==> flow/design.v <==
module biriq_alu #(
    parameter C_HAS_ZBA_EXTENSION   = 1,
    parameter C_HAS_ZBB_EXTENSION   = 1,
    parameter C_HAS_ZBS_EXTENSION   = 1,
    parameter C_HAS_CZERO_EXTENSION = 1
) (
    input  wire logic [31:0] a_i,
    input  wire logic [31:0] b_i,
    input  wire logic [ 6:0] op_i,
    output wire logic [31:0] result_o,
    output wire logic [31:0] adder_result_o,
    output wire logic        mts_o,
    output wire logic        mtu_o,
    output wire logic        eq_o
);
  wire [31:0] adder_result;
  wire [31:0] shifter_result;
  wire [31:0] gates_result;
  wire [31:0] branch_result;
  biriq_adder #(
      .C_HAS_ZBA_EXTENSION(C_HAS_ZBA_EXTENSION),
      .C_HAS_ZBB_EXTENSION(C_HAS_ZBB_EXTENSION)
  ) adder_inst (
      .a_i (a_i),
      .b_i (b_i),
      .op_i(op_i[3:0]),
      .c_o (adder_result)
  );
  biriq_shifter #(
      .C_HAS_ZBB_EXTENSION(C_HAS_ZBB_EXTENSION),
      .C_HAS_ZBS_EXTENSION(C_HAS_ZBS_EXTENSION)
  ) shifter_inst (
      .a_i (a_i),
      .b_i (b_i),
      .op_i(op_i[4:0]),
      .c_o (shifter_result)
  );
  biriq_branch #(
      .C_HAS_ZBB_EXTENSION  (C_HAS_ZBB_EXTENSION),
      .C_HAS_CZERO_EXTENSION(C_HAS_CZERO_EXTENSION)
  ) branch_inst (
      .a_i  (a_i),
      .b_i  (b_i),
      .op_i (op_i[2:0]),
      .mts_o(mts_o),
      .mtu_o(mtu_o),
      .eq_o (eq_o),
      .c_o  (branch_result)
  );
  biriq_gates #(
      .C_HAS_ZBB_EXTENSION(C_HAS_ZBB_EXTENSION)
  ) gates_inst (
      .a_i (a_i),
      .b_i (b_i),
      .op_i(op_i[3:0]),
      .c_o (gates_result)
  );
  assign result_o = op_i[6:5] == 2'b00 ? adder_result :
                  op_i[6:5] == 2'b01 ? shifter_result :
                  op_i[6:5] == 2'b10 ? branch_result : 
                  gates_result;
  assign adder_result_o = adder_result;
endmodule
module biriq_adder #(
    parameter C_HAS_ZBA_EXTENSION = 0,
    parameter C_HAS_ZBB_EXTENSION = 0
) (
    input  wire logic [31:0] a_i,    
    input  wire logic [31:0] b_i,    
    /*verilator lint_off UNUSED*/
    input  wire logic [ 3:0] op_i,   
    /*verilator lint_on UNUSED*/
    output wire logic [31:0] c_o     
);
  wire [31:0] add_res;   
  /*verilator lint_off UNUSED*/
  wire [31:0] ext_res;   
  /*verilator lint_on UNUSED*/
  wire [31:0] sh_res;   
  generate
    if (C_HAS_ZBB_EXTENSION) begin : g_zbb
      assign ext_res = op_i[1:0] == 2'b00 ? {{24{a_i[7]}}, a_i[7:0]} : op_i[1:0] == 2'b01 ? {{16{a_i[15]}}, a_i[15:0]} : op_i[1:0] == 2'b10 ? {16'h0000, a_i[15:0]} : 32'h00000000;
    end else begin : g_nzbb
      assign ext_res = 32'd0;
    end
  endgenerate
  generate
    if (C_HAS_ZBA_EXTENSION) begin : g_zba
      assign sh_res = a_i << op_i[1:0];
    end else begin : g_nzba
      assign sh_res = a_i;
    end
  endgenerate
  assign add_res = op_i[2] ? sh_res - b_i : sh_res + b_i;
  generate
    if (C_HAS_ZBB_EXTENSION) begin : g_zbb_res
      assign c_o = op_i[3] == 1'b0 ? add_res : ext_res;
    end else begin : g_nzbb_res
      assign c_o = add_res;
    end
  endgenerate
endmodule
module biriq_branch #(
    parameter C_HAS_ZBB_EXTENSION   = 1,
    parameter C_HAS_CZERO_EXTENSION = 1
) (
    input  wire [31:0] a_i,     
    input  wire [31:0] b_i,     
    input  wire [ 2:0] op_i,    
    output wire        mts_o,
    output wire        mtu_o,
    output wire        eq_o,
    output wire [31:0] c_o      
);
  wire [31:0] operand_2;
  wire eq;
  wire gt_30;
  logic mts;
  logic mtu;
  wire mt;
  wire slt;
  generate
    if (C_HAS_CZERO_EXTENSION) begin : g_czero
      assign operand_2 = &op_i[2:1] ? 32'd0 : b_i;
    end else begin : g_nczero
      assign operand_2 = b_i;
    end
  endgenerate
  always_comb begin
    case ({
      a_i[31], b_i[31], gt_30
    })
      3'b000: begin
        mts = 0;
        mtu = 0;
      end
      3'b001: begin
        mts = 1;
        mtu = 1;
      end
      3'b010: begin
        mts = 1;
        mtu = 0;
      end
      3'b011: begin
        mts = 1;
        mtu = 0;
      end
      3'b100: begin
        mts = 0;
        mtu = 1;
      end
      3'b101: begin
        mts = 0;
        mtu = 1;
      end
      3'b110: begin
        mts = 0;
        mtu = 0;
      end
      3'b111: begin
        mts = 1;
        mtu = 1;
      end
    endcase
  end
  assign mt = op_i[2] ? mts : mtu;
  assign eq = a_i == operand_2;
  assign gt_30 = a_i[30:0] > b_i[30:0];
  assign slt = {op_i[1:0]} == 2'b10 ? {!(mts | eq)} : {!(mtu | eq)};
  generate
    if (C_HAS_ZBB_EXTENSION && C_HAS_CZERO_EXTENSION) begin : g_zbb_and_czero
      assign c_o = {op_i[2:1]}==2'b11 ? op_i[0]^eq ? a_i : 0 : {op_i[1:0]} == 2'b00 ? mt ? a_i : operand_2 : {op_i[1:0]} == 2'b01 ? !mt ? a_i : operand_2 : {31'd0, slt};
    end else if (C_HAS_ZBB_EXTENSION && !C_HAS_CZERO_EXTENSION) begin : g_zbb_and_nczero
      assign c_o = {op_i[1:0]} == 2'b00 ? mt ? a_i : operand_2 : {op_i[1:0]} == 2'b01 ? !mt ? a_i : operand_2 : {31'd0, slt};
    end else if (!C_HAS_ZBB_EXTENSION && C_HAS_CZERO_EXTENSION) begin : g_nzbb_and_czero
      assign c_o = {op_i[2:1]} == 2'b11 ? op_i[0] ^ eq ? a_i : 0 : {31'd0, slt};
    end else begin : g_nzbb_and_nczero
      assign c_o = {31'd0, slt};
    end
  endgenerate
  assign mts_o = mts;
  assign mtu_o = mtu;
  assign eq_o  = eq;
endmodule
module biriq_gates #(
    parameter C_HAS_ZBB_EXTENSION = 0
) (
    input  wire logic [31:0] a_i,    
    /*verilator lint_off UNUSEDSIGNAL*/
    input  wire logic [31:0] b_i,    
    input  wire logic [ 3:0] op_i,   
    output wire logic [31:0] c_o     
);
  logic [31:0] logic_gate_res;   
  wire  [31:0] operand_2;   
  wire  [31:0] ct_operand;   
  logic [ 5:0] res;   
  wire  [31:0] byte_rev_res;   
  logic [31:0] bitmanip_res;   
  wire [3:0] res_0, res_1, res_2, res_3;
  wire [4:0] res_0_1, res_1_1;
  logic [5:0] cpop_result;
  /*verilator lint_on UNUSEDSIGNAL*/
  assign operand_2 = op_i[2] ? ~b_i : b_i;
  generate
    if (C_HAS_ZBB_EXTENSION) begin : g_zbb
      always_comb begin
        case (op_i[1:0])
          2'b00: logic_gate_res = a_i & operand_2;
          2'b01: logic_gate_res = a_i | operand_2;
          2'b10: logic_gate_res = a_i ^ operand_2;
          2'b11:
          logic_gate_res = {
            {8{|a_i[31:24]}}, {8{|a_i[23:16]}}, {8{|a_i[15:8]}}, {8{|a_i[7:0]}}
          };   
        endcase
      end
    end else begin : g_nzbb
      always_comb begin
        case (op_i[1:0])
          2'b00: logic_gate_res = a_i & operand_2;
          2'b01: logic_gate_res = a_i | operand_2;
          2'b10: logic_gate_res = a_i ^ operand_2;
          2'b11: logic_gate_res = 'x;
        endcase
      end
    end
  endgenerate
  generate
    if (C_HAS_ZBB_EXTENSION) begin : g_zbb_logic
      for (genvar i = 0; i < 32; i++) begin : _clz
        assign ct_operand[i] = !op_i[2] ? a_i[i] : a_i[31-i];
      end
      always_comb begin
        casez (ct_operand)
          32'bzzzzzzzzzzzzzzzzzzzzzzzzzzzzzzz1: res = 0;
          32'bzzzzzzzzzzzzzzzzzzzzzzzzzzzzzz10: res = 1;
          32'bzzzzzzzzzzzzzzzzzzzzzzzzzzzzz100: res = 2;
          32'bzzzzzzzzzzzzzzzzzzzzzzzzzzzz1000: res = 3;
          32'bzzzzzzzzzzzzzzzzzzzzzzzzzzz10000: res = 4;
          32'bzzzzzzzzzzzzzzzzzzzzzzzzzz100000: res = 5;
          32'bzzzzzzzzzzzzzzzzzzzzzzzzz1000000: res = 6;
          32'bzzzzzzzzzzzzzzzzzzzzzzzz10000000: res = 7;
          32'bzzzzzzzzzzzzzzzzzzzzzzz100000000: res = 8;
          32'bzzzzzzzzzzzzzzzzzzzzzz1000000000: res = 9;
          32'bzzzzzzzzzzzzzzzzzzzzz10000000000: res = 10;
          32'bzzzzzzzzzzzzzzzzzzzz100000000000: res = 11;
          32'bzzzzzzzzzzzzzzzzzzz1000000000000: res = 12;
          32'bzzzzzzzzzzzzzzzzzz10000000000000: res = 13;
          32'bzzzzzzzzzzzzzzzzz100000000000000: res = 14;
          32'bzzzzzzzzzzzzzzzz1000000000000000: res = 15;
          32'bzzzzzzzzzzzzzzz10000000000000000: res = 16;
          32'bzzzzzzzzzzzzzz100000000000000000: res = 17;
          32'bzzzzzzzzzzzzz1000000000000000000: res = 18;
          32'bzzzzzzzzzzzz10000000000000000000: res = 19;
          32'bzzzzzzzzzzz100000000000000000000: res = 20;
          32'bzzzzzzzzzz1000000000000000000000: res = 21;
          32'bzzzzzzzzz10000000000000000000000: res = 22;
          32'bzzzzzzzz100000000000000000000000: res = 23;
          32'bzzzzzzz1000000000000000000000000: res = 24;
          32'bzzzzzz10000000000000000000000000: res = 25;
          32'bzzzzz100000000000000000000000000: res = 26;
          32'bzzzz1000000000000000000000000000: res = 27;
          32'bzzz10000000000000000000000000000: res = 28;
          32'bzz100000000000000000000000000000: res = 29;
          32'bz1000000000000000000000000000000: res = 30;
          32'b10000000000000000000000000000000: res = 31;
          default: res = 32;
        endcase
      end
      assign byte_rev_res = {a_i[7:0], a_i[15:8], a_i[23:16], a_i[31:24]};
      always_comb begin
        cpop_result = 0;
        for (integer i = 0; i < 32; i++) begin
          /*verilator lint_off WIDTHEXPAND*/
          cpop_result += a_i[i];
          /*verilator lint_on WIDTHEXPAND*/
        end
      end
      always_comb begin
        case (op_i[1:0])
          2'b00: bitmanip_res = {26'h0, res};
          2'b01: bitmanip_res = {26'h0, res};
          2'b10: bitmanip_res = byte_rev_res;
          2'b11: bitmanip_res = {26'h0, cpop_result};
        endcase
      end
      assign c_o = op_i[3] ? bitmanip_res : logic_gate_res;
    end else begin : g_nzbb_res
      assign c_o = logic_gate_res;
    end
  endgenerate
endmodule
/*verilator lint_on SELRANGE*/
module biriq_shifter #(
    parameter C_HAS_ZBB_EXTENSION = 0,
    parameter C_HAS_ZBS_EXTENSION = 0
) (
    input  wire [31:0] a_i,    
    /*verilator lint_off UNUSED*/
    input  wire [31:0] b_i,    
    input  wire [ 4:0] op_i,   
    /*verilator lint_on UNUSED*/
    output wire [31:0] c_o     
);
  wire [31:0] shift_res;
  wire [31:0] operand_1;
  wire [ 4:0] shamt;
  wire [31:0] shift_operand1, shift_stage1, shift_res_stage1, shift_stage2, shift_res_stage2, shift_stage3, shift_res_stage3, shift_stage4, shift_res_stage4, shift_stage5, shift_res_stage5;
  generate
    if (C_HAS_ZBS_EXTENSION) begin : g_one
      assign operand_1 = op_i[3] & !op_i[0] ? 32'b1 : a_i;
    end else begin : g_none
      assign operand_1 = a_i;
    end
  endgenerate
  assign shamt = b_i[4:0];
  for (genvar i = 0; i < 32; i++) begin : g_rev
    assign shift_operand1[i] = !op_i[0] ? operand_1[31-i] : operand_1[i];
  end
  generate
    if (C_HAS_ZBB_EXTENSION) begin : g_gen_shift_w_zbb
      assign shift_stage1[31] = op_i[1] & !op_i[3] ? shift_operand1[0] : (!op_i[3] & op_i[2]) ? a_i[31] : 1'b0;
      assign shift_stage1[30:0] = shift_operand1[31:1];
      assign shift_res_stage1 = shamt[0] ? shift_stage1 : shift_operand1;
      assign shift_stage2[31:30] = op_i[1] & !op_i[3] ? shift_res_stage1[1:0] :  (!op_i[3] & op_i[2]) ? {{2{a_i[31]}}} : 2'b00;
      assign shift_stage2[29:0] = shift_res_stage1[31:2];
      assign shift_res_stage2 = shamt[1] ? shift_stage2 : shift_res_stage1;
      assign shift_stage3[31:28] = op_i[1] & !op_i[3] ? shift_res_stage2[3:0] : (!op_i[3] & op_i[2]) ? {{4{a_i[31]}}} : 4'b00;
      assign shift_stage3[27:0] = shift_res_stage2[31:4];
      assign shift_res_stage3 = shamt[2] ? shift_stage3 : shift_res_stage2;
      assign shift_stage4[31:24] = op_i[1] & !op_i[3] ? shift_res_stage3[7:0] : (!op_i[3] & op_i[2]) ? {{8{a_i[31]}}} : 8'b00;
      assign shift_stage4[23:0] = shift_res_stage3[31:8];
      assign shift_res_stage4 = shamt[3] ? shift_stage4 : shift_res_stage3;
      assign shift_stage5[31:16] = op_i[1] & !op_i[3] ? shift_res_stage4[15:0] : (!op_i[3] & op_i[2]) ? {{16{a_i[31]}}} : 16'b00;
      assign shift_stage5[15:0] = shift_res_stage4[31:16];
      assign shift_res_stage5 = shamt[4] ? shift_stage5 : shift_res_stage4;
    end else begin : g_gen_shift_wo_zbb
      assign shift_stage1[31] = (!op_i[3] & op_i[2]) ? a_i[31] : 1'b0;
      assign shift_stage1[30:0] = shift_operand1[31:1];
      assign shift_res_stage1 = shamt[0] ? shift_stage1 : shift_operand1;
      assign shift_stage2[31:30] = (!op_i[3] & op_i[2]) ? {{2{a_i[31]}}} : 2'b00;
      assign shift_stage2[29:0] = shift_res_stage1[31:2];
      assign shift_res_stage2 = shamt[1] ? shift_stage2 : shift_res_stage1;
      assign shift_stage3[31:28] = (!op_i[3] & op_i[2]) ? {{4{a_i[31]}}} : 4'b00;
      assign shift_stage3[27:0] = shift_res_stage2[31:4];
      assign shift_res_stage3 = shamt[2] ? shift_stage3 : shift_res_stage2;
      assign shift_stage4[31:24] = (!op_i[3] & op_i[2]) ? {{8{a_i[31]}}} : 8'b00;
      assign shift_stage4[23:0] = shift_res_stage3[31:8];
      assign shift_res_stage4 = shamt[3] ? shift_stage4 : shift_res_stage3;
      assign shift_stage5[31:16] = (!op_i[3] & op_i[2]) ? {{16{a_i[31]}}} : 16'b00;
      assign shift_stage5[15:0] = shift_res_stage4[31:16];
      assign shift_res_stage5 = shamt[4] ? shift_stage5 : shift_res_stage4;
    end
  endgenerate
  for (genvar i = 0; i < 32; i++) begin : g_rev_b
    assign shift_res[i] = !op_i[0] ? shift_res_stage5[31-i] : shift_res_stage5[i];
  end
  generate
    if (C_HAS_ZBS_EXTENSION) begin : g_pg
      logic [31:0] postgate_res;
      always_comb begin
        case ({
          op_i[4], op_i[1]
        })
          2'b00: postgate_res = a_i & ~shift_res;
          2'b01: postgate_res = shift_res & 1;
          2'b10: postgate_res = a_i ^ shift_res;
          2'b11: postgate_res = a_i | shift_res;
        endcase
      end
      assign c_o = op_i[3] ? postgate_res : shift_res;
    end else begin : g_npg
      assign c_o = shift_res;
    end
  endgenerate
endmodule
module ixu_mul (
    input  wire [31:0] a,
    input  wire [31:0] b,
    input  wire [ 1:0] op,
    output wire [31:0] res
);
  wire [32:0] a1, b1;
  assign a1 = {op == 2'b11 ? 1'b0 : a[31], a[31:0]};
  assign b1 = {op[1] ? 1'b0 : b[31], b[31:0]};
  wire [65:0] result;
  assign result = $signed(a1) * $signed(b1);
  assign res = op == 2'b00 ? result[31:0] : result[63:32];
  /*verilator lint_off UNUSED*/
  wire unused;
  assign unused = |result[65:64];
  /*verilator lint_on UNUSED*/
endmodule
module ixu_div (
    input  wire         core_clock_i,   
    input  wire         core_flush_i,   
    input  wire         start,          
    input  wire         unsigned_i,
    input  wire         opcode_i,
    output logic        busy,           
    output logic        done,           
    output logic        valid,          
    output logic        dbz,            
    output logic        overflow,
    input  wire  [31:0] a_i,            
    input  wire  [31:0] b_i,            
    output logic [31:0] res
);
  logic [31:0] b1;   
  logic [31:0] quo, quo_next;   
  logic [32:0] acc, acc_next;   
  logic [$clog2(32)-1:0] i;   
  logic                  unsigned_r;
  logic                  sign;
  logic                  opcode;
  wire  [          31:0] a;
  wire  [          31:0] b;
  assign a = unsigned_i | ~a_i[31] ? a_i : ~a_i + 1'b1;
  assign b = unsigned_i | ~b_i[31] ? b_i : ~b_i + 1'b1;
  always_comb begin
    if (acc >= {1'b0, b1}) begin
      acc_next = acc - b1;
      {acc_next, quo_next} = {acc_next[31:0], quo, 1'b1};
    end else begin
      {acc_next, quo_next} = {acc, quo} << 1;
    end
  end
  wire [31:0] remainder = unsigned_r | ~sign ? acc_next[32:1] : ~acc_next[32:1] + 1'b1;
  wire [31:0] quotient = unsigned_r | ~sign ? quo_next : ~quo_next + 1'b1;
  always_ff @(posedge core_clock_i) begin
    if (core_flush_i) begin
      busy  <= 0;
      done  <= 0;
      valid <= 0;
      dbz   <= 0;
    end else if (start) begin
      valid  <= 0;
      i      <= 0;
      opcode <= opcode_i;
      if (b == 0) begin   
        busy     <= 0;
        done     <= 1;
        dbz      <= 1;
        overflow <= 0;
        res      <= opcode_i ? a_i : 32'hFFFFFFFF;
      end
      else if (a_i==32'h80000000 && b_i==32'hFFFFFFFF && !unsigned_i) begin  
        busy     <= 0;
        done     <= 1;
        dbz      <= 0;
        overflow <= 1;
        res      <= opcode_i ? 32'h00000000 : 32'h80000000;
      end else begin
        busy       <= 1;
        dbz        <= 0;
        overflow   <= 0;
        b1         <= b;
        unsigned_r <= unsigned_i;
        sign       <= opcode_i ? a_i[31] : a_i[31] ^ b_i[31];
        {acc, quo} <= {{32{1'b0}}, a, 1'b0};   
      end
    end else if (busy) begin
      if (i == 5'b11111) begin   
        busy  <= 0;
        done  <= 1;
        valid <= 1;
        res   <= opcode ? remainder : quotient;
      end else begin   
        i   <= i + 1;
        acc <= acc_next;
        quo <= quo_next;
      end
    end else begin
      done <= 1'b0;
    end
  end
endmodule
module ixu_mc_pipe (
    input  wire         core_clock_i,
    input  wire         core_flush_i,
    input  wire  [17:0] data_i,
    input  wire         valid_i,
    output logic        busy_o,
    output wire  [ 5:0] rs1_o,
    output wire  [ 5:0] rs2_o,
    input  wire  [31:0] rs1_data_i,
    input  wire  [31:0] rs2_data_i,
    output wire  [ 4:0] rob_o,
    input  wire  [ 6:0] opcode_i,
    input  wire  [ 6:0] ins_type,
    input  wire         imm_i,
    input  wire  [31:0] immediate_i,
    input  wire  [ 5:0] dest_i,
    output logic [ 5:0] wakeup_dest,
    output logic        wakeup_valid,
    output logic [ 5:0] l_wakeup_dest,
    output logic        l_wakeup_valid,
    output logic [ 5:0] ixu_mc_ex_dest,
    output logic [31:0] ixu_mc_ex_data,
    output logic        ixu_mc_ex_valid,
    output logic [ 5:0] ixu_mc_wb_dest,
    output logic [31:0] ixu_mc_wb_data,
    output logic        ixu_mc_wb_valid,
    output wire  [ 4:0] pmu_ins_id_o,
    output wire         pmu_ins_valid_o
);
  assign rob_o = data_i[4:0];
  assign rs1_o = data_i[11:6];
  assign rs2_o = data_i[17:12];
  typedef enum {
    IDLE,
    DIVISION
  } mc_pipe_state_t;
  mc_pipe_state_t        mc_pipe_state;
  reg             [31:0] a;
  reg             [31:0] b;
  reg             [ 6:0] opc;
  reg             [ 5:0] ex_dest;
  reg             [ 5:0] ex_rob;
  reg                    ex_valid;
  reg             [ 1:0] ex_type;
  reg                    ex_fwd;
  reg                    div_ex;
  wire            [31:0] ex_alu_result;
  wire            [31:0] ex_mul_result;
  wire            [31:0] ex_div_result;
  wire            [31:0] ex_adder_result;
  wire                   mts;
  wire                   mtu;
  wire                   eq;
  wire                   div_busy;
  wire                   div_done;
  wire                   div_dbz;
  wire                   div_overflow;
  wire                   div_valid;
  reg             [31:0] wb_data;
  reg             [ 5:0] wb_dest;
  reg             [ 5:0] wb_rob;
  reg                    wb_mul;
  reg             [31:0] wb_mul_data;
  reg                    wb_fwd;
  reg                    wb_valid;
  always_ff @(posedge core_clock_i) begin
    a   <= ins_type[3] ? 32'd0 : rs1_data_i;
    b   <= imm_i | ins_type[3] ? immediate_i : rs2_data_i;
    opc <= ins_type[3] ? 7'd0 : opcode_i;
  end
  always_ff @(posedge core_clock_i) {wb_dest, ex_dest} <= {ex_dest, dest_i};
  always_ff @(posedge core_clock_i) {wb_rob, ex_rob} <= {ex_rob, data_i[5:0]};
  always_ff @(posedge core_clock_i) wb_mul <= ex_type == 2'b01;
  always_ff @(posedge core_clock_i) wb_mul_data <= ex_mul_result;
  always_ff @(posedge core_clock_i)
    if (core_flush_i) {wb_valid, ex_valid} <= '0;
    else if (div_done) {wb_valid, ex_valid} <= {1'b0, 1'b1};
    else if (div_ex) {wb_valid, ex_valid} <= {1'b0, 1'b1};
    else if (!div_busy) {wb_valid, ex_valid} <= {ex_valid, valid_i};
  always_ff @(posedge core_clock_i) {ex_type} <= ins_type[6] ? 2'b10 : ins_type[5] ? 2'b01 : 2'b00;
  always_ff @(posedge core_clock_i)
    if (core_flush_i) {wb_fwd, ex_fwd} <= '0;
    else if (div_done) {wb_fwd, ex_fwd} <= {1'b0, 1'b1};
    else if (div_ex) {wb_fwd, ex_fwd} <= '0;
    else if (!div_busy) {wb_fwd, ex_fwd} <= {ex_fwd, (|ins_type[5:0]) & valid_i & (dest_i != '0)};
  always_ff @(posedge core_clock_i) wb_data <= ixu_mc_ex_data;
  always_comb begin
    case (mc_pipe_state)
      IDLE: busy_o = valid_i & ins_type[6];
      DIVISION: busy_o = !(div_done);
      default: busy_o = 0;
    endcase
  end
  always_ff @(posedge core_clock_i)
    if (core_flush_i) mc_pipe_state <= IDLE;
    else
      case (mc_pipe_state)
        IDLE: if (valid_i & ins_type[6]) mc_pipe_state <= DIVISION;
        DIVISION: if (div_done) mc_pipe_state <= IDLE;
      endcase
  always_ff @(posedge core_clock_i)
    if (core_flush_i) div_ex <= 1'b0;
    else
      case (mc_pipe_state)
        IDLE: if (valid_i & ins_type[6]) div_ex <= 1'b1;
        DIVISION: div_ex <= 1'b0;
      endcase
  assign ixu_mc_ex_dest = ex_dest;
  assign ixu_mc_ex_data = ex_type == 2'b00 ? ex_alu_result : ex_div_result;
  assign ixu_mc_ex_valid = ex_fwd;
  assign ixu_mc_wb_dest = wb_dest;
  assign ixu_mc_wb_data = wb_mul ? wb_mul_data : wb_data;
  assign ixu_mc_wb_valid = wb_fwd;
  assign wakeup_dest = dest_i;
  assign wakeup_valid = (valid_i & !busy_o & (|ins_type[4:0])) | div_done;
  assign l_wakeup_dest = ex_dest;
  assign l_wakeup_valid = ex_valid & (ex_type == 2'b01);
  assign pmu_ins_id_o = wb_rob[4:0];
  assign pmu_ins_valid_o = wb_valid;
  biriq_alu #(
      .C_HAS_ZBA_EXTENSION  (1'b0),
      .C_HAS_ZBB_EXTENSION  (1'b0),
      .C_HAS_ZBS_EXTENSION  (1'b0),
      .C_HAS_CZERO_EXTENSION(1'b0)
  ) biriq_alu_inst (
      .a_i(a),
      .b_i(b),
      .op_i(opc),
      .result_o(ex_alu_result),
      .adder_result_o(ex_adder_result),
      .mts_o(mts),
      .mtu_o(mtu),
      .eq_o(eq)
  );
  ixu_mul mul_inst (
      .a  (a),
      .b  (b),
      .op (opc[1:0]),
      .res(ex_mul_result)
  );
  ixu_div division_inst (
      .core_clock_i(core_clock_i),
      .core_flush_i(core_flush_i),
      .start(div_ex),
      .unsigned_i(opc[0]),
      .opcode_i(opc[1]),
      .busy(div_busy),
      .done(div_done),
      .valid(div_valid),
      .dbz(div_dbz),
      .overflow(div_overflow),
      .a_i(a),
      .b_i(b),
      .res(ex_div_result)
  );
  /*verilator lint_off UNUSED*/
  wire unused;
  assign unused = |ex_adder_result | mts | mtu | eq | div_dbz | div_overflow | div_valid | div_busy | wb_rob[5];
  /*verilator lint_on UNUSED*/
endmodule
* Step by step through the tools: ixu_mc_pipe
Tool output for the design above, in the order of the flow.
Line numbers count from 1 in the design file above.
Operators carry their Yosys type and port widths (W data, S select, Z words).
Cell names lack the library's common part.
A cell with -- has no value.
- Top :: ixu_mc_pipe
- Clock :: core_clock_i
- Library :: sky130hd
- Timing corner :: tt_025C_1v80

* Elaborated design
Yosys after proc, flatten, opt, wreduce and memory -nomap, before mapping. Memory bits, and registers merged into a memory's read port (data or address), are not among the register bits. Print and check cells are not counted. Equal cells are merged and count once.
Memory sizes are those after Yosys's memory passes, which may raise the word count (mostly to a power of two), join words into wider ones and drop unused or constant bits.
- Bits in registers :: 336
- Bits in latches :: 0
- RAM bits :: 0
- ROM bits :: 16
- Clocked read ports x word width :: 0
- Memories kept :: 1
- Bits of input ports :: 138
- Output and inout port bits :: 116
- Cells after elaboration :: 250
- Add/subtract/negate cells :: 8
- Multiply operators :: 1
- Divide/modulo/power cells :: 0
- Order comparisons :: 2
- Equality and inequality tests :: 19
- Shift operators :: 0
- Multiplexer cells :: 136
- Bitwise gates (word level) :: 28
- Reductions and logical operators :: 28
** Memory list
- (no name shown) :: words 8, width 2, read ports 1, wr ports 0, line 130 : case ({
** Operators by type and width (count)
- $mul A33 B33 Y64 :: 1
- $mux W32 :: 33
- $mux W33 :: 5
- $add A32 B1 Y32 const B :: 4
- $not A32 Y32 :: 4
- $pmux W32 S3 :: 1
- $mux W1 :: 87
- $mux W65 :: 1
- $sub A32 B32 Y32 :: 2
- $eq A32 B32 Y1 const B :: 2
- $logic_not A32 Y1 :: 2
- $pmux W32 S2 :: 1
- $ge A33 B32 Y1 :: 1
- $eq A32 B1 Y1 const B :: 1
- $add A32 B32 Y32 :: 1
- $eq A32 B32 Y1 :: 1
- $and A32 B32 Y32 :: 1
- $or A32 B32 Y32 :: 1
- $xor A32 B32 Y32 :: 1
- $gt A31 B31 Y1 :: 1
- $mux W16 :: 1
- $mux W5 :: 2
- $ne A2 B2 Y1 const B :: 4
- $reduce_and A4 Y1 :: 2
- $mux W8 :: 1
- $and A1 B1 Y1 :: 7
- $or A1 B1 Y1 :: 7
- $not A1 Y1 :: 6
Other operator kinds: 22; their cells: 41.

* Depth
Depth = most cells in a row (Yosys ltp): at word level without a register or memory, in the mapped netlist without a sequential cell, where the memories' decode and read muxes count.
- Depth after elaboration :: 12
- ABC_AREA :: 1
- Mapped depth :: 38

* After synthesis
Source: synth_stat.txt of the flow (Yosys; design flattened, memories mapped). It holds for the ABC_AREA given above (unset counts as 0); a run with the other value may have another netlist.
** Cell types
- fa_1 :: count 1128, area in all 2.26E+04 um2
- nand2_1 :: count 2181, area in all 8.19E+03 um2
- inv_1 :: count 2025, area in all 7601.04 um2
- ha_1 :: count 382, area in all 4.78E+03 um2
- edfxtp_1 :: count 137, area in all 4.11E+03 um2
- dfxtp_1 :: count 168, area in all 3.36E+03 um2
- o21ai_0 :: count 472, area in all 2.36E+03 um2
- nor2_1 :: count 514, area in all 1929.35 um2
- a21oi_1 :: count 335, area in all 1.68E+03 um2
- clkbuf_1 :: count 282, area in all 1.06E+03 um2
- nand3_1 :: count 207, area in all 1.04E+03 um2
- xor2_1 :: count 97, area in all 849.565 um2
- mux2_2 :: count 65, area in all 731.952 um2
- xnor2_1 :: count 59, area in all 516.746 um2
- buf_1 :: count 123, area in all 461.693 um2
- nand4_1 :: count 51, area in all 319.056 um2
- a31oi_1 :: count 44, area in all 275.264 um2
- nand3b_1 :: count 34, area in all 255.245 um2
Not listed: further types 45, cells in them 355.
- Cell count :: 8659
- Chip area (Yosys) :: 0.0645206 mm2
- Area of sequential cells :: 0.0074772 mm2
- Mapped flip-flops :: 305
- Buffer cells :: 455

* Timing after synthesis
Path of least setup slack by OpenSTA after synthesis, without wires, with an ideal clock, recovery checks aside; 20% of the period is set as input and as output delay. Where synthesis merged equal registers, the netlist keeps one of their names.
- Path type :: register to register
- Start point :: reg a[31]
- End point :: reg wb_mul_data[27]
- Clock period :: 9.0 ns
- Launch time at the first pin :: 0.000 ns
- Arrival :: 7.878 ns
- Required time :: 8.886 ns
- Setup slack :: 1.009 ns
- Path delay :: 7.992 ns
- Driving pins on the path :: 31
- Buffers on the path :: 2
- Synthesis period reached :: 7.991 ns
"path delay" is the arrival time less input delay plus setup time.
"driving pins on the path": output pins that drive a net of the path, with the launching flip-flop's if there is one; two outputs of one cell count as two.
"synthesis period reached" = period - worst setup slack (recovery checks aside). The figure is calculated, with input and output delays left at 20% of the set period.
The rows between start and end are the longest chain of elaborated cells between them; the timing report does not say that the signal goes this way. Where chains are equally long, one stands for them.
A line is the first line of the expression or statement that the cell stems from. Yosys adds cells for indexed reads and writes and turns some case tables into memories.
- Path through :: dfxtp_1 clkbuf_1 clkinv_1 nor2_1 clkbuf_1 nand2_1 fa_1 fa_1 inv_1 fa_1 inv_1 fa_1 inv_1 fa_1 fa_1 fa_1 inv_1 fa_1 inv_1 ha_1 nand2_1 nor2_1 o21ai_0 o211ai_1 a21oi_1 o21ai_0 nand3_1 nand2_1 or2_2 nand3_1 nand2_1
- Cells in the longest elaborated chain :: 3
** Ends and longest elaborated chain, post-synthesis
- from (decl) :: line 517 : reg             [31:0] a;
- from (assign) :: line 546 : a   <= ins_type[3] ? 32'd0 : rs1_data_i;
- $mux W1 :: line 386 : assign a1 = {op == 2'b11 ? 1'b0 : a[31], a[31:0]};
- $mul A33 B33 Y64 :: line 389 : assign result = $signed(a1) * $signed(b1);
- $mux W32 :: line 390 : assign res = op == 2'b00 ? result[31:0] : result[63:32];
- to (assign) :: line 553 : always_ff @(posedge core_clock_i) wb_mul_data <= ex_mul_result;
- to (decl) :: line 542 : reg             [31:0] wb_mul_data;

* Path in the finished layout
Path of least setup slack in the final report of run 1 (OpenROAD, finished layout, wires in). Where an end is a register, its clock arrival counts in the times.
- Path type :: register to register
- Start point :: reg opc[0]
- End point :: reg wb_mul_data[17]
- Clock period :: 8.44 ns
- Launch time at the first pin :: 0.75 ns
- Arrival :: 9.06 ns
- Required time :: 8.89 ns
- Setup slack :: -0.17 ns
- Driving pins on the path :: 35
- Buffers on the path :: 7
The rows between start and end are the longest chain of elaborated cells between them; the timing report does not say that the signal goes this way. Where chains are equally long, one stands for them.
- Path through :: dfxtp_4 ha_1 buf_12 nor2_1 buf_4 nand2_1 fa_1 buf_4 fa_1 inv_1 fa_1 inv_1 fa_1 inv_1 fa_1 fa_1 fa_1 inv_1 fa_1 inv_1 ha_1 nand2_1 nor2_1 inv_1 buf_4 nor4_2 buf_4 nand3_1 nand3_1 buf_4 a211o_1 a21oi_1 o21ai_0 buf_4 o21ai_0
- Cells in the longest elaborated chain :: 4
** Ends and longest elaborated chain, post-layout
- from (decl) :: line 519 : reg             [ 6:0] opc;
- from (assign) :: line 548 : opc <= ins_type[3] ? 7'd0 : opcode_i;
- $eq A2 B2 Y1 :: line 386 : assign a1 = {op == 2'b11 ? 1'b0 : a[31], a[31:0]};
- $mux W1 :: line 386
- $mul A33 B33 Y64 :: line 389 : assign result = $signed(a1) * $signed(b1);
- $mux W32 :: line 390 : assign res = op == 2'b00 ? result[31:0] : result[63:32];
- to (assign) :: line 553 : always_ff @(posedge core_clock_i) wb_mul_data <= ex_mul_result;
- to (decl) :: line 542 : reg             [31:0] wb_mul_data;

Wiki page: ixu_mc_pipe / flow data

Design ixu_mc_pipe on sky130hd. What follows are 2 stored runs of the flow, each under its own settings; their order means nothing. The constraints put input and output delay at 20% of the set period each and load the outputs with 0.01 pF.
"clock period reached" = clock period - worst setup slack. The figure is calculated, with input and output delays left at 20% of the set period.
By "critical path time" is meant the share of the clock period that the worst setup path is allowed (20% is reserved at inputs, 20% at outputs), minus its slack. Clock arrival times at its registers enter into it.

* Run 1
** Files
==> flow/run.sh <==
#!/bin/bash
# the make line also repeats the synthesis and layout settings of config.mk as NAME=value (left out here)
make -C /OpenROAD-flow-scripts/flow DESIGN_CONFIG=/design/flow/config.mk WORK_HOME=/design/flow/orfs CLKGATE_MAP_FILE= finish
==> flow/config.mk <==
export PLATFORM = sky130hd
export DESIGN_NAME = ixu_mc_pipe
export DESIGN_NICKNAME = ixu_mc_pipe
export VERILOG_FILES = /design/flow/design.v
export SDC_FILE = /design/flow/constraint.sdc
export NUM_CORES = 4
export LEC_CHECK = 0
export ABC_AREA = 1
export CAP_MARGIN = 15
export CORE_ASPECT_RATIO = 1.47
export CORE_MARGIN = 4
export CORE_UTILIZATION = 30
export CTS_CLUSTER_DIAMETER = 253
export CTS_CLUSTER_SIZE = 93
export MAX_ROUTING_LAYER = met5
export PLACE_DENSITY_LB_ADDON = 0.0
export SETUP_SLACK_MARGIN = -0.48
export SLEW_MARGIN = 20
==> flow/constraint.sdc <==
create_clock -name core_clock -period 8.44 [get_ports {core_clock_i}]
set_input_delay 1.6880 -clock core_clock [delete_from_list [all_inputs] [get_ports {core_clock_i}]]
set_output_delay 1.6880 -clock core_clock [all_outputs]
set_load 0.01 [all_outputs]
** Results
- Clock period reached :: 8.606 ns
- Area of the synthesized netlist :: 0.0645206 mm2
- Setup TNS :: -0.480 ns
- Std-cell area (final layout) :: 0.0731176 mm2
- Worst slack on setup checks :: -0.166 ns
- Full die area :: 0.22269 mm2
- Utilization after routing :: 34.1 %
- Critical path time :: 8.61 ns
- Worst path kind :: register to register

* Run 2
** Files
==> flow/run.sh <==
#!/bin/bash
# the make line also repeats the synthesis and layout settings of config.mk as NAME=value (left out here)
make -C /OpenROAD-flow-scripts/flow DESIGN_CONFIG=/design/flow/config.mk WORK_HOME=/design/flow/orfs CLKGATE_MAP_FILE= finish
==> flow/config.mk <==
export PLATFORM = sky130hd
export DESIGN_NAME = ixu_mc_pipe
export DESIGN_NICKNAME = ixu_mc_pipe
export VERILOG_FILES = /design/flow/design.v
export SDC_FILE = /design/flow/constraint.sdc
export NUM_CORES = 4
export LEC_CHECK = 0
export ABC_AREA = 0
export CAP_MARGIN = 20
export CELL_PAD_IN_SITES_DETAIL_PLACEMENT = 2
export CELL_PAD_IN_SITES_GLOBAL_PLACEMENT = 2
export CORE_MARGIN = 2
export CORE_UTILIZATION = 39
export CTS_CLUSTER_SIZE = 98
export GPL_TIMING_DRIVEN = 0
export HOLD_SLACK_MARGIN = 0.29
export PLACE_DENSITY_LB_ADDON = 0.24
export SETUP_SLACK_MARGIN = 1.29
export SLEW_MARGIN = 25
export TNS_END_PERCENT = 90
==> flow/constraint.sdc <==
create_clock -name core_clock -period 4.94 [get_ports {core_clock_i}]
set_input_delay 0.9880 -clock core_clock [delete_from_list [all_inputs] [get_ports {core_clock_i}]]
set_output_delay 0.9880 -clock core_clock [all_outputs]
set_load 0.01 [all_outputs]
** Results
- Clock period reached :: 10.712 ns
- Area of the synthesized netlist :: 0.0614414 mm2
- Setup TNS :: -250.805 ns
- Std-cell area (final layout) :: 0.0753873 mm2
- Worst slack on setup checks :: -5.772 ns
- Full die area :: 0.160733 mm2
- Utilization after routing :: 48.2 %
- Critical path time :: 10.71 ns
- Worst path kind :: register to register
